==> flow/design.v <==
`timescale 1ns / 1ps
module iir_filter (
    input wire clk,
    input wire rst,
    input wire signed [15:0] x_in,
    output reg signed [15:0] y_out
);
    localparam signed [39:0] B0 =  3947;
    localparam signed [39:0] B1 = -7894;
    localparam signed [39:0] B2 =  3947;
    localparam signed [39:0] A2 = -7891; 
    localparam signed [39:0] A3 =  3801;
    reg signed [39:0] z1;
    reg signed [39:0] z2;
    wire signed [39:0] x_ext;
    wire signed [39:0] b0_x, b1_x, b2_x;
    wire signed [39:0] a2_y, a3_y;
    wire signed [39:0] y_acc;
    assign x_ext = {{24{x_in[15]}}, x_in};
    assign b0_x = x_ext * B0;
    assign b1_x = x_ext * B1;
    assign b2_x = x_ext * B2;
    assign y_acc = b0_x + z1;
    reg signed [15:0] y_comb;
    wire signed [39:0] y_scaled = y_acc >>> 12; 
    always @(*) begin
        if (y_scaled > 32767)      
            y_comb = 32767;
        else if (y_scaled < -32768) 
            y_comb = -32768;
        else                        
            y_comb = y_scaled[15:0];
    end
    wire signed [39:0] y_comb_ext = {{24{y_comb[15]}}, y_comb};
    assign a2_y = y_comb_ext * A2;
    assign a3_y = y_comb_ext * A3;
    always @(posedge clk) begin
        if (rst) begin
            y_out <= 0;
            z1 <= 0;
            z2 <= 0;
        end else begin
            y_out <= y_comb;
            z1 <= b1_x - a2_y + z2;
            z2 <= b2_x - a3_y;
        end
    end
endmodule
`timescale 1ns / 1ps
module threshold_estimator (
    input wire clk,
    input wire rst,
    input wire signed [15:0] data_in,
    output reg signed [15:0] threshold
);
    reg signed [15:0] abs_data;
    always @(*) begin
        if (data_in == -16'd32768) abs_data = 16'd32767;
        else abs_data = (data_in < 0) ? -data_in : data_in;
    end
    localparam K = 14; 
    reg signed [31:0] accumulator;
    always @(posedge clk) begin
        if (rst) begin
            accumulator <= 0;
            threshold <= 0;
        end else begin
            accumulator <= accumulator - (accumulator >>> K) + abs_data;
            threshold <= -(((accumulator >>> K) * 45) >>> 3);
        end
    end
endmodule
`timescale 1ns / 1ps
module spike_detect (
    input wire clk,
    input wire rst,
    input wire signed [15:0] data_in,
    input wire signed [15:0] threshold,
    output reg spike_out
);
    localparam integer LOCKOUT = 20;
    localparam signed [15:0] SATURATION_NEG = -16'd30000;
    reg [4:0] timer;
    always @(posedge clk) begin
        if (rst) begin
            spike_out <= 0;
            timer <= 0;
        end else begin
            spike_out <= 0;
            if (timer > 0) begin
                timer <= timer - 1;
            end else begin
                if ((data_in < threshold) && (data_in > SATURATION_NEG)) begin
                    spike_out <= 1;
                    timer <= LOCKOUT;
                end
            end
        end
    end
endmodule
`timescale 1ns / 1ps
module velocity_decoder (
    input wire clk,
    input wire rst,
    input wire bin_strobe,  
    input wire signed [15:0] bin_count,  
    output reg signed [15:0] velocity  
);
    localparam signed [15:0] M1 = 16'd3891;  
    localparam signed [15:0] M2 = 16'd819;  
    localparam signed [15:0] MAX_VEL = 16'd20480; 
    localparam signed [15:0] MIN_VEL = -16'd20480;
    reg signed [31:0] term1;  
    reg signed [31:0] term2;  
    reg signed [31:0] sum;  
    always @(posedge clk) begin
        if (rst) begin
            velocity <= 0;
        end else if (bin_strobe) begin
            term1 = velocity * M1; 
            term2 = (bin_count * M2) <<< 12;
            sum = term1 + term2;
            if ((sum >>> 12) > MAX_VEL) 
                velocity <= MAX_VEL;
            else if ((sum >>> 12) < MIN_VEL)
                velocity <= MIN_VEL;
            else
                velocity <= sum >>> 12;
        end
    end
endmodule
`timescale 1ns / 1ps
module neural_pipeline_top (
    input wire clk,
    input wire rst,
    input wire signed [15:0] raw_in,
    output wire signed [15:0] vel_out
);
    wire signed [15:0] filt_out;
    wire spike_pulse_raw;  
    reg spike_pulse_safe;  
    wire signed [15:0] auto_threshold;
    reg [17:0] warmup_cnt; 
    always @(posedge clk) begin
        if (rst) begin
            warmup_cnt <= 0;
            spike_pulse_safe <= 0;
        end else begin
            if (warmup_cnt < 150000) 
                warmup_cnt <= warmup_cnt + 1;
            if (warmup_cnt == 150000) 
                spike_pulse_safe <= spike_pulse_raw;
            else 
                spike_pulse_safe <= 0;
        end
    end
    reg [10:0] bin_timer;
    reg bin_strobe;
    reg signed [15:0] bin_accumulator;
    reg signed [15:0] current_bin_count;
    iir_filter u_filter (
        .clk(clk),
        .rst(rst),
        .x_in(raw_in),
        .y_out(filt_out)
    );
    threshold_estimator u_thresh_gen (
        .clk(clk),
        .rst(rst),
        .data_in(filt_out),
        .threshold(auto_threshold)
    );
    spike_detect u_detect (
        .clk(clk),
        .rst(rst),
        .data_in(filt_out),
        .threshold(auto_threshold), 
        .spike_out(spike_pulse_raw) 
    );
    always @(posedge clk) begin
        if (rst) begin
            bin_timer <= 0;
            bin_accumulator <= 0;
            current_bin_count <= 0;
            bin_strobe <= 0;
        end else begin
            bin_strobe <= 0;
            if (spike_pulse_safe)
                bin_accumulator <= bin_accumulator + 1;
            if (bin_timer == 1499) begin
                bin_timer <= 0;
                current_bin_count <= bin_accumulator;
                bin_accumulator <= 0;
                bin_strobe <= 1;
            end else begin
                bin_timer <= bin_timer + 1;
                bin_strobe <= 0;
            end
        end
    end
    velocity_decoder u_decoder (
        .clk(clk),
        .rst(rst),
        .bin_strobe(bin_strobe),
        .bin_count(current_bin_count),
        .velocity(vel_out)
    );
endmodule
* Reports on neural_pipeline_top
Tool output for the design above, in the order of the flow.
Line numbers count from 1 in the design file above.
Operators: Yosys type, input widths -> output width; for muxes data width and select width s.
Cell names lack the library's common part.
Not given: -
- Design top :: neural_pipeline_top
- Clock :: clk
- Cell library :: sky130hd
- Library corner :: tt_025C_1v80

* Elaborated design
Counts by Yosys on the flattened word-level netlist (proc, flatten, opt, wreduce; memories kept). Register bits leave out memories and registers merged into their read ports (data or address). Print and check cells are left out. Cells with the same type and inputs are merged into one.
- Register bits :: 229
- Input bits :: 18
- Output and inout bits :: 16
- Cells after elaboration :: 62
- Add/sub/neg operators :: 13
- $mul :: 7
- Order comparisons :: 9
- Equality and inequality tests :: 3
- Mux-type cells :: 10
- Bitwise logic cells :: 1
- Reductions and logical operators :: 5
** Operator list (number)
- $mul 16x13->29 const B :: 4
- $mul 16x14->30 const B :: 1
- $mul 16x11->20 const B :: 1
- $mul 18x7->19 const B :: 1
- $mux 16 :: 6
- $add 29x40->40 :: 1
- $add 40x40->40 :: 1
- $sub 40x40->40 :: 1
- $neg 16->16 :: 2
- $add 29x32->32 :: 1
- $add 32x16->32 :: 1
- $sub 32x18->32 :: 1
- $sub 29x29->30 :: 1
- $gt 28x16->1 const B :: 1
- $lt 28x16->1 const B :: 1
- $gt 20x16->1 const B :: 1
- $lt 20x16->1 const B :: 1
- $add 18x1->18 const B :: 1
- $lt 18x18->1 const B :: 1
- $eq 18x18->1 const B :: 1
- $lt 16x1->1 const B :: 1
- $lt 16x16->1 :: 1
- $gt 16x16->1 const B :: 1
- $eq 16x16->1 const B :: 1
- $add 16x2->16 const B :: 1
- $add 11x1->11 const B :: 1
- $eq 11x11->1 const B :: 1
- $mux 5 :: 2
Other operator kinds: 7; their cells: 10.

* Longest topological paths
Depth = most cells in a row (Yosys ltp): at word level without a register or memory, in the mapped netlist without a sequential cell, where the memories' decode and read muxes count.
- Word-level depth :: 8
- ABC_AREA :: 0
- Gate-level depth with buffers :: 71
- Gate-level depth less buffers :: 69

* Netlist
The flow's flattened synthesis, as Yosys stat reports it; memories are mapped. The netlist is that of the ABC_AREA named above (0 if unset); the other value can give another one.
** Cells by type
- fa_1 :: number 524, total area 1.05E+04 µm²
- ha_1 :: number 712, total area 8.91E+03 µm²
- dfxtp_1 :: number 219, total area 4.38E+03 µm²
- inv_1 :: number 1004, total area 3.77E+03 µm²
- xnor2_1 :: number 194, total area 1699.13 µm²
- nor2_1 :: number 351, total area 1.32E+03 µm²
- xor2_1 :: number 146, total area 1.28E+03 µm²
- a21oi_1 :: number 198, total area 990.95 µm²
- a21o_1 :: number 101, total area 758.227 µm²
- nand2_1 :: number 181, total area 679.402 µm²
- o21ai_0 :: number 122, total area 610.586 µm²
- mux2i_1 :: number 36, total area 360.346 µm²
- nand3_1 :: number 69, total area 345.331 µm²
- nor3_1 :: number 62, total area 310.298 µm²
- o21a_1 :: number 39, total area 292.781 µm²
- nand2b_1 :: number 44, total area 275.264 µm²
- nor2b_1 :: number 44, total area 275.264 µm²
- and3_1 :: number 37, total area 231.472 µm²
Not listed: further types 71, cells in them 467.
- Cell count :: 4550
- Chip area (Yosys) :: 0.0403875 mm²
- Flip-flop cells :: 219
By module: a second synthesis without flattening, with its own total; a netlist apart from the flattened one above.
- Cell total of the unflattened synthesis :: 4726
- Area total of the unflattened synthesis :: 0.0419327 mm²
Rows give one instance, submodules left out.
** By module
- iir_filter :: instances 1, cells 2745, area 0.0243396 mm², sequential area 0.0017217 mm²
- velocity_decoder :: instances 1, cells 840, area 0.0078238 mm², sequential area 0.0003203 mm²
- (name not given) :: instances 1, cells 770, area 0.0064237 mm², sequential area 0.0009609 mm²
- neural_pipeline_top :: instances 1, cells 274, area 0.0026213 mm², sequential area 0.0012612 mm²
- spike_detect :: instances 1, cells 97, area 0.0007244 mm², sequential area 0.0001201 mm²

* Path before layout
Path of least setup slack by OpenSTA after synthesis, without wires, with an ideal clock, recovery checks aside; 20% of the period is set as input and as output delay. Where synthesis merged equal registers, the netlist keeps one of their names.
- Path kind :: input to register
- Start :: input port raw_in[7]
- End :: register u_filter.z1[29]
- Clock period :: 25000 ps
- External input delay :: 5000 ps
- Data arrival time :: 19584 ps
- Required time :: 24879 ps
- Setup slack :: 5295 ps
- Path delay :: 14705 ps
- Driving pins on the path :: 65
- Path buffers :: 2
- Period reached after synthesis :: 19705 ps
"path delay" is the arrival time less input delay plus setup time.
"driving pins on the path" counts driving pins, that of a launching flip-flop among them; a cell with two outputs on the path counts twice.
"period reached after synthesis" is the clock period less the worst setup slack; recovery checks do not enter. This is arithmetic on one report: input and output delays are still those of the set period (20% each).
The rows between start and end are the longest chain of elaborated cells between them; the timing report does not say that the signal goes this way. Where chains are equally long, one stands for them.
Each line given opens the expression or statement behind the cell; cells for indexed reads and writes are added by Yosys, which also makes memories of some case tables.
- Cells stage by stage :: ha_1 -> fa_1 -> inv_1 -> fa_1 -> inv_1 -> fa_1 -> inv_1 -> fa_1 -> inv_1 -> ha_1 -> or3_1 -> o211ai_1 -> a21oi_1 -> o21a_1 -> o21ai_0 -> nand2_1 -> a21o_1 -> a21oi_1 -> [29 not listed] -> o31ai_1 -> nor2_1 -> xnor2_1 -> fa_1 -> inv_1 -> ha_1 -> a21o_1 -> a21oi_1 -> o21ai_0 -> a21oi_1 -> nor2b_1 -> o21ai_0 -> nand2b_1 -> a21oi_1 -> nand2_1 -> o221ai_1 -> o21ai_1 -> mux2_2
- Length of the longest elaborated chain :: 8
** RTL lines, path after synthesis
- start, declared :: RTL line 136 : input wire signed [15:0] raw_in,
- $mul 16x13->29 :: RTL line 20 : assign b0_x = x_ext * B0;
- $add 29x40->40 :: RTL line 23 : assign y_acc = b0_x + z1;
- $lt 28x16->1 :: RTL line 29 : else if (y_scaled < -32768)
- $mux 16 :: RTL line 29
- $mux 16 :: RTL line 27 : if (y_scaled > 32767)
- $mul 16x14->30 :: RTL line 35 : assign a2_y = y_comb_ext * A2;
- $sub 40x40->40 :: RTL line 44 : z1 <= b1_x - a2_y + z2;
- $add 40x40->40 :: RTL line 44
- end, assigned :: RTL line 40 : z1 <= 0;
- end, assigned :: RTL line 44
- end, declared :: RTL line 13 : reg signed [39:0] z1;
Nets of the timed path that keep an RTL name, with a line that drives or declares them; the list need not be complete.
** Named nets, after synthesis (RTL line)
- u_filter.y_comb[9] :: 27

* Path in the finished layout
Path of least setup slack in the final report of run 1 (OpenROAD, finished layout, wires in). Where an end is a register, its clock arrival counts in the times.
The report prints the path's times to 10 ps; the period is as set.
- Path kind :: input to register
- Start :: input port raw_in[1]
- End :: register u_filter.z1[29]
- Clock period :: 37800 ps
- External input delay :: 7560 ps
- Data arrival time :: 26880 ps
- Required time :: 38270 ps
- Setup slack :: 11390 ps
- Driving pins on the path :: 62
- Path buffers :: 3
The rows between start and end are the longest chain of elaborated cells between them; the timing report does not say that the signal goes this way. Where chains are equally long, one stands for them.
- Cells stage by stage :: clkdlybuf4s50_1 -> ha_1 -> xor2_1 -> ha_1 -> fa_1 -> fa_1 -> fa_1 -> ha_1 -> nand2_1 -> nand2_1 -> a41o_1 -> o41ai_1 -> o21ai_0 -> a211o_1 -> a31o_2 -> a21o_1 -> xor2_1 -> ha_1 -> [26 not listed] -> a21boi_0 -> o21ai_0 -> a21boi_0 -> o21ai_0 -> nand2b_1 -> a21o_1 -> a21oi_1 -> xnor2_1 -> fa_1 -> inv_1 -> ha_1 -> nand2_1 -> nor2_1 -> o21ai_0 -> a2111oi_0 -> o221ai_1 -> o21ai_1 -> mux2_2
- Length of the longest elaborated chain :: 8
** RTL lines, path after layout
- start, declared :: RTL line 136 : input wire signed [15:0] raw_in,
- $mul 16x13->29 :: RTL line 20 : assign b0_x = x_ext * B0;
- $add 29x40->40 :: RTL line 23 : assign y_acc = b0_x + z1;
- $lt 28x16->1 :: RTL line 29 : else if (y_scaled < -32768)
- $mux 16 :: RTL line 29
- $mux 16 :: RTL line 27 : if (y_scaled > 32767)
- $mul 16x14->30 :: RTL line 35 : assign a2_y = y_comb_ext * A2;
- $sub 40x40->40 :: RTL line 44 : z1 <= b1_x - a2_y + z2;
- $add 40x40->40 :: RTL line 44
- end, assigned :: RTL line 40 : z1 <= 0;
- end, assigned :: RTL line 44
- end, declared :: RTL line 13 : reg signed [39:0] z1;
Nets of the timed path that keep an RTL name, with a line that drives or declares them; the list need not be complete.
** Named nets, after layout (RTL line)
- u_filter.y_comb[5] :: 27

Subject: neural_pipeline_top on sky130hd, stored results

Hello all,

neural_pipeline_top through Yosys and OpenROAD on sky130hd: 3 stored runs, unordered, with their settings and measured results. The constraints put input and output delay at 20% of the set period each and load the outputs with 0.01 pF.
By "clock period achieved" is meant the clock period of the run minus its worst setup slack. This is arithmetic on one report: input and output delays are still those of the set period (20% each).
"time on the worst setup path" = time allowed to the worst setup path (clock period - input delay - output delay, where it has them) - its slack; a late launch clock adds to it, a late capture clock takes from it.
"time on the worst setup path" is given in steps of 10 ps.

* Run 1
** Files
==> flow/run.sh <==
#!/bin/bash
# the make line also repeats the synthesis and layout settings of config.mk as NAME=value (left out here)
make -C /OpenROAD-flow-scripts/flow DESIGN_CONFIG=/design/flow/config.mk WORK_HOME=/design/flow/orfs CLKGATE_MAP_FILE= finish
==> flow/config.mk <==
export PLATFORM = sky130hd
export DESIGN_NAME = neural_pipeline_top
export DESIGN_NICKNAME = neural_pipeline_top
export VERILOG_FILES = /design/flow/design.v
export SDC_FILE = /design/flow/constraint.sdc
export NUM_CORES = 4
export LEC_CHECK = 0
export CAP_MARGIN = 20
export CELL_PAD_IN_SITES_GLOBAL_PLACEMENT = 3
export CORE_MARGIN = 2
export CORE_UTILIZATION = 40
export GPL_ROUTABILITY_DRIVEN = 0
export GPL_TIMING_DRIVEN = 1
export PLACE_DENSITY_LB_ADDON = 0.06
export SLEW_MARGIN = 25
==> flow/constraint.sdc <==
create_clock -name core_clock -period 37.8 [get_ports {clk}]
set_input_delay 7.5600 -clock core_clock [delete_from_list [all_inputs] [get_ports {clk}]]
set_output_delay 7.5600 -clock core_clock [all_outputs]
set_load 0.01 [all_outputs]
** Results
- Yosys chip area after synthesis :: 0.0403875 mm²
- Area of the die :: 0.103526 mm²
- Standard-cell area after routing :: 0.0434216 mm²
- Utilization in the final report :: 0.434
- Lowest setup slack :: 11392 ps
- Final worst hold slack :: 472 ps
- Clock period achieved :: 26408 ps
- Time on the worst setup path :: 18850 ps
- Type of the worst setup path :: input to register

* Run 2
** Files
==> flow/run.sh <==
#!/bin/bash
# the make line also repeats the synthesis and layout settings of config.mk as NAME=value (left out here)
make -C /OpenROAD-flow-scripts/flow DESIGN_CONFIG=/design/flow/config.mk WORK_HOME=/design/flow/orfs CLKGATE_MAP_FILE= finish
==> flow/config.mk <==
export PLATFORM = sky130hd
export DESIGN_NAME = neural_pipeline_top
export DESIGN_NICKNAME = neural_pipeline_top
export VERILOG_FILES = /design/flow/design.v
export SDC_FILE = /design/flow/constraint.sdc
export NUM_CORES = 4
export LEC_CHECK = 0
export ABC_AREA = 1
export CAP_MARGIN = 20
export CELL_PAD_IN_SITES_DETAIL_PLACEMENT = 1
export CORE_MARGIN = 4
export CORE_UTILIZATION = 35
export CTS_CLUSTER_DIAMETER = 352
export GPL_TIMING_DRIVEN = 0
export PLACE_DENSITY_LB_ADDON = 0.05
export SLEW_MARGIN = 20
==> flow/constraint.sdc <==
create_clock -name core_clock -period 22.0 [get_ports {clk}]
set_input_delay 4.4000 -clock core_clock [delete_from_list [all_inputs] [get_ports {clk}]]
set_output_delay 4.4000 -clock core_clock [all_outputs]
set_load 0.01 [all_outputs]
** Results
- Yosys chip area after synthesis :: 0.0419352 mm²
- Area of the die :: 0.125415 mm²
- Standard-cell area after routing :: 0.0455137 mm²
- Utilization in the final report :: 0.384
- Lowest setup slack :: 1219 ps
- Final worst hold slack :: 449 ps
- Clock period achieved :: 20781 ps
- Time on the worst setup path :: 16380 ps
- Type of the worst setup path :: input to register

* Run 3
** Files
==> flow/run.sh <==
#!/bin/bash
# the make line also repeats the synthesis and layout settings of config.mk as NAME=value (left out here)
make -C /OpenROAD-flow-scripts/flow DESIGN_CONFIG=/design/flow/config.mk WORK_HOME=/design/flow/orfs CLKGATE_MAP_FILE= finish
==> flow/config.mk <==
export PLATFORM = sky130hd
export DESIGN_NAME = neural_pipeline_top
export DESIGN_NICKNAME = neural_pipeline_top
export VERILOG_FILES = /design/flow/design.v
export SDC_FILE = /design/flow/constraint.sdc
export NUM_CORES = 4
export LEC_CHECK = 0
export ABC_AREA = 0
export CAP_MARGIN = 5
export CORE_MARGIN = 2
export CORE_UTILIZATION = 59
export CTS_CLUSTER_SIZE = 19
export GPL_TIMING_DRIVEN = 0
export MAX_ROUTING_LAYER = met5
export PLACE_DENSITY_LB_ADDON = 0.26
export SETUP_SLACK_MARGIN = -1.82
export SLEW_MARGIN = 20
export TNS_END_PERCENT = 35
==> flow/constraint.sdc <==
create_clock -name core_clock -period 25.8 [get_ports {clk}]
set_input_delay 5.1600 -clock core_clock [delete_from_list [all_inputs] [get_ports {clk}]]
set_output_delay 5.1600 -clock core_clock [all_outputs]
set_load 0.01 [all_outputs]
** Results
- Yosys chip area after synthesis :: 0.0403875 mm²
- Area of the die :: 0.070562 mm²
- Standard-cell area after routing :: 0.0427885 mm²
- Utilization in the final report :: 0.634
- Lowest setup slack :: 868 ps
- Final worst hold slack :: 466 ps
- Clock period achieved :: 24932 ps
- Time on the worst setup path :: 19770 ps
- Type of the worst setup path :: input to register

Thanks
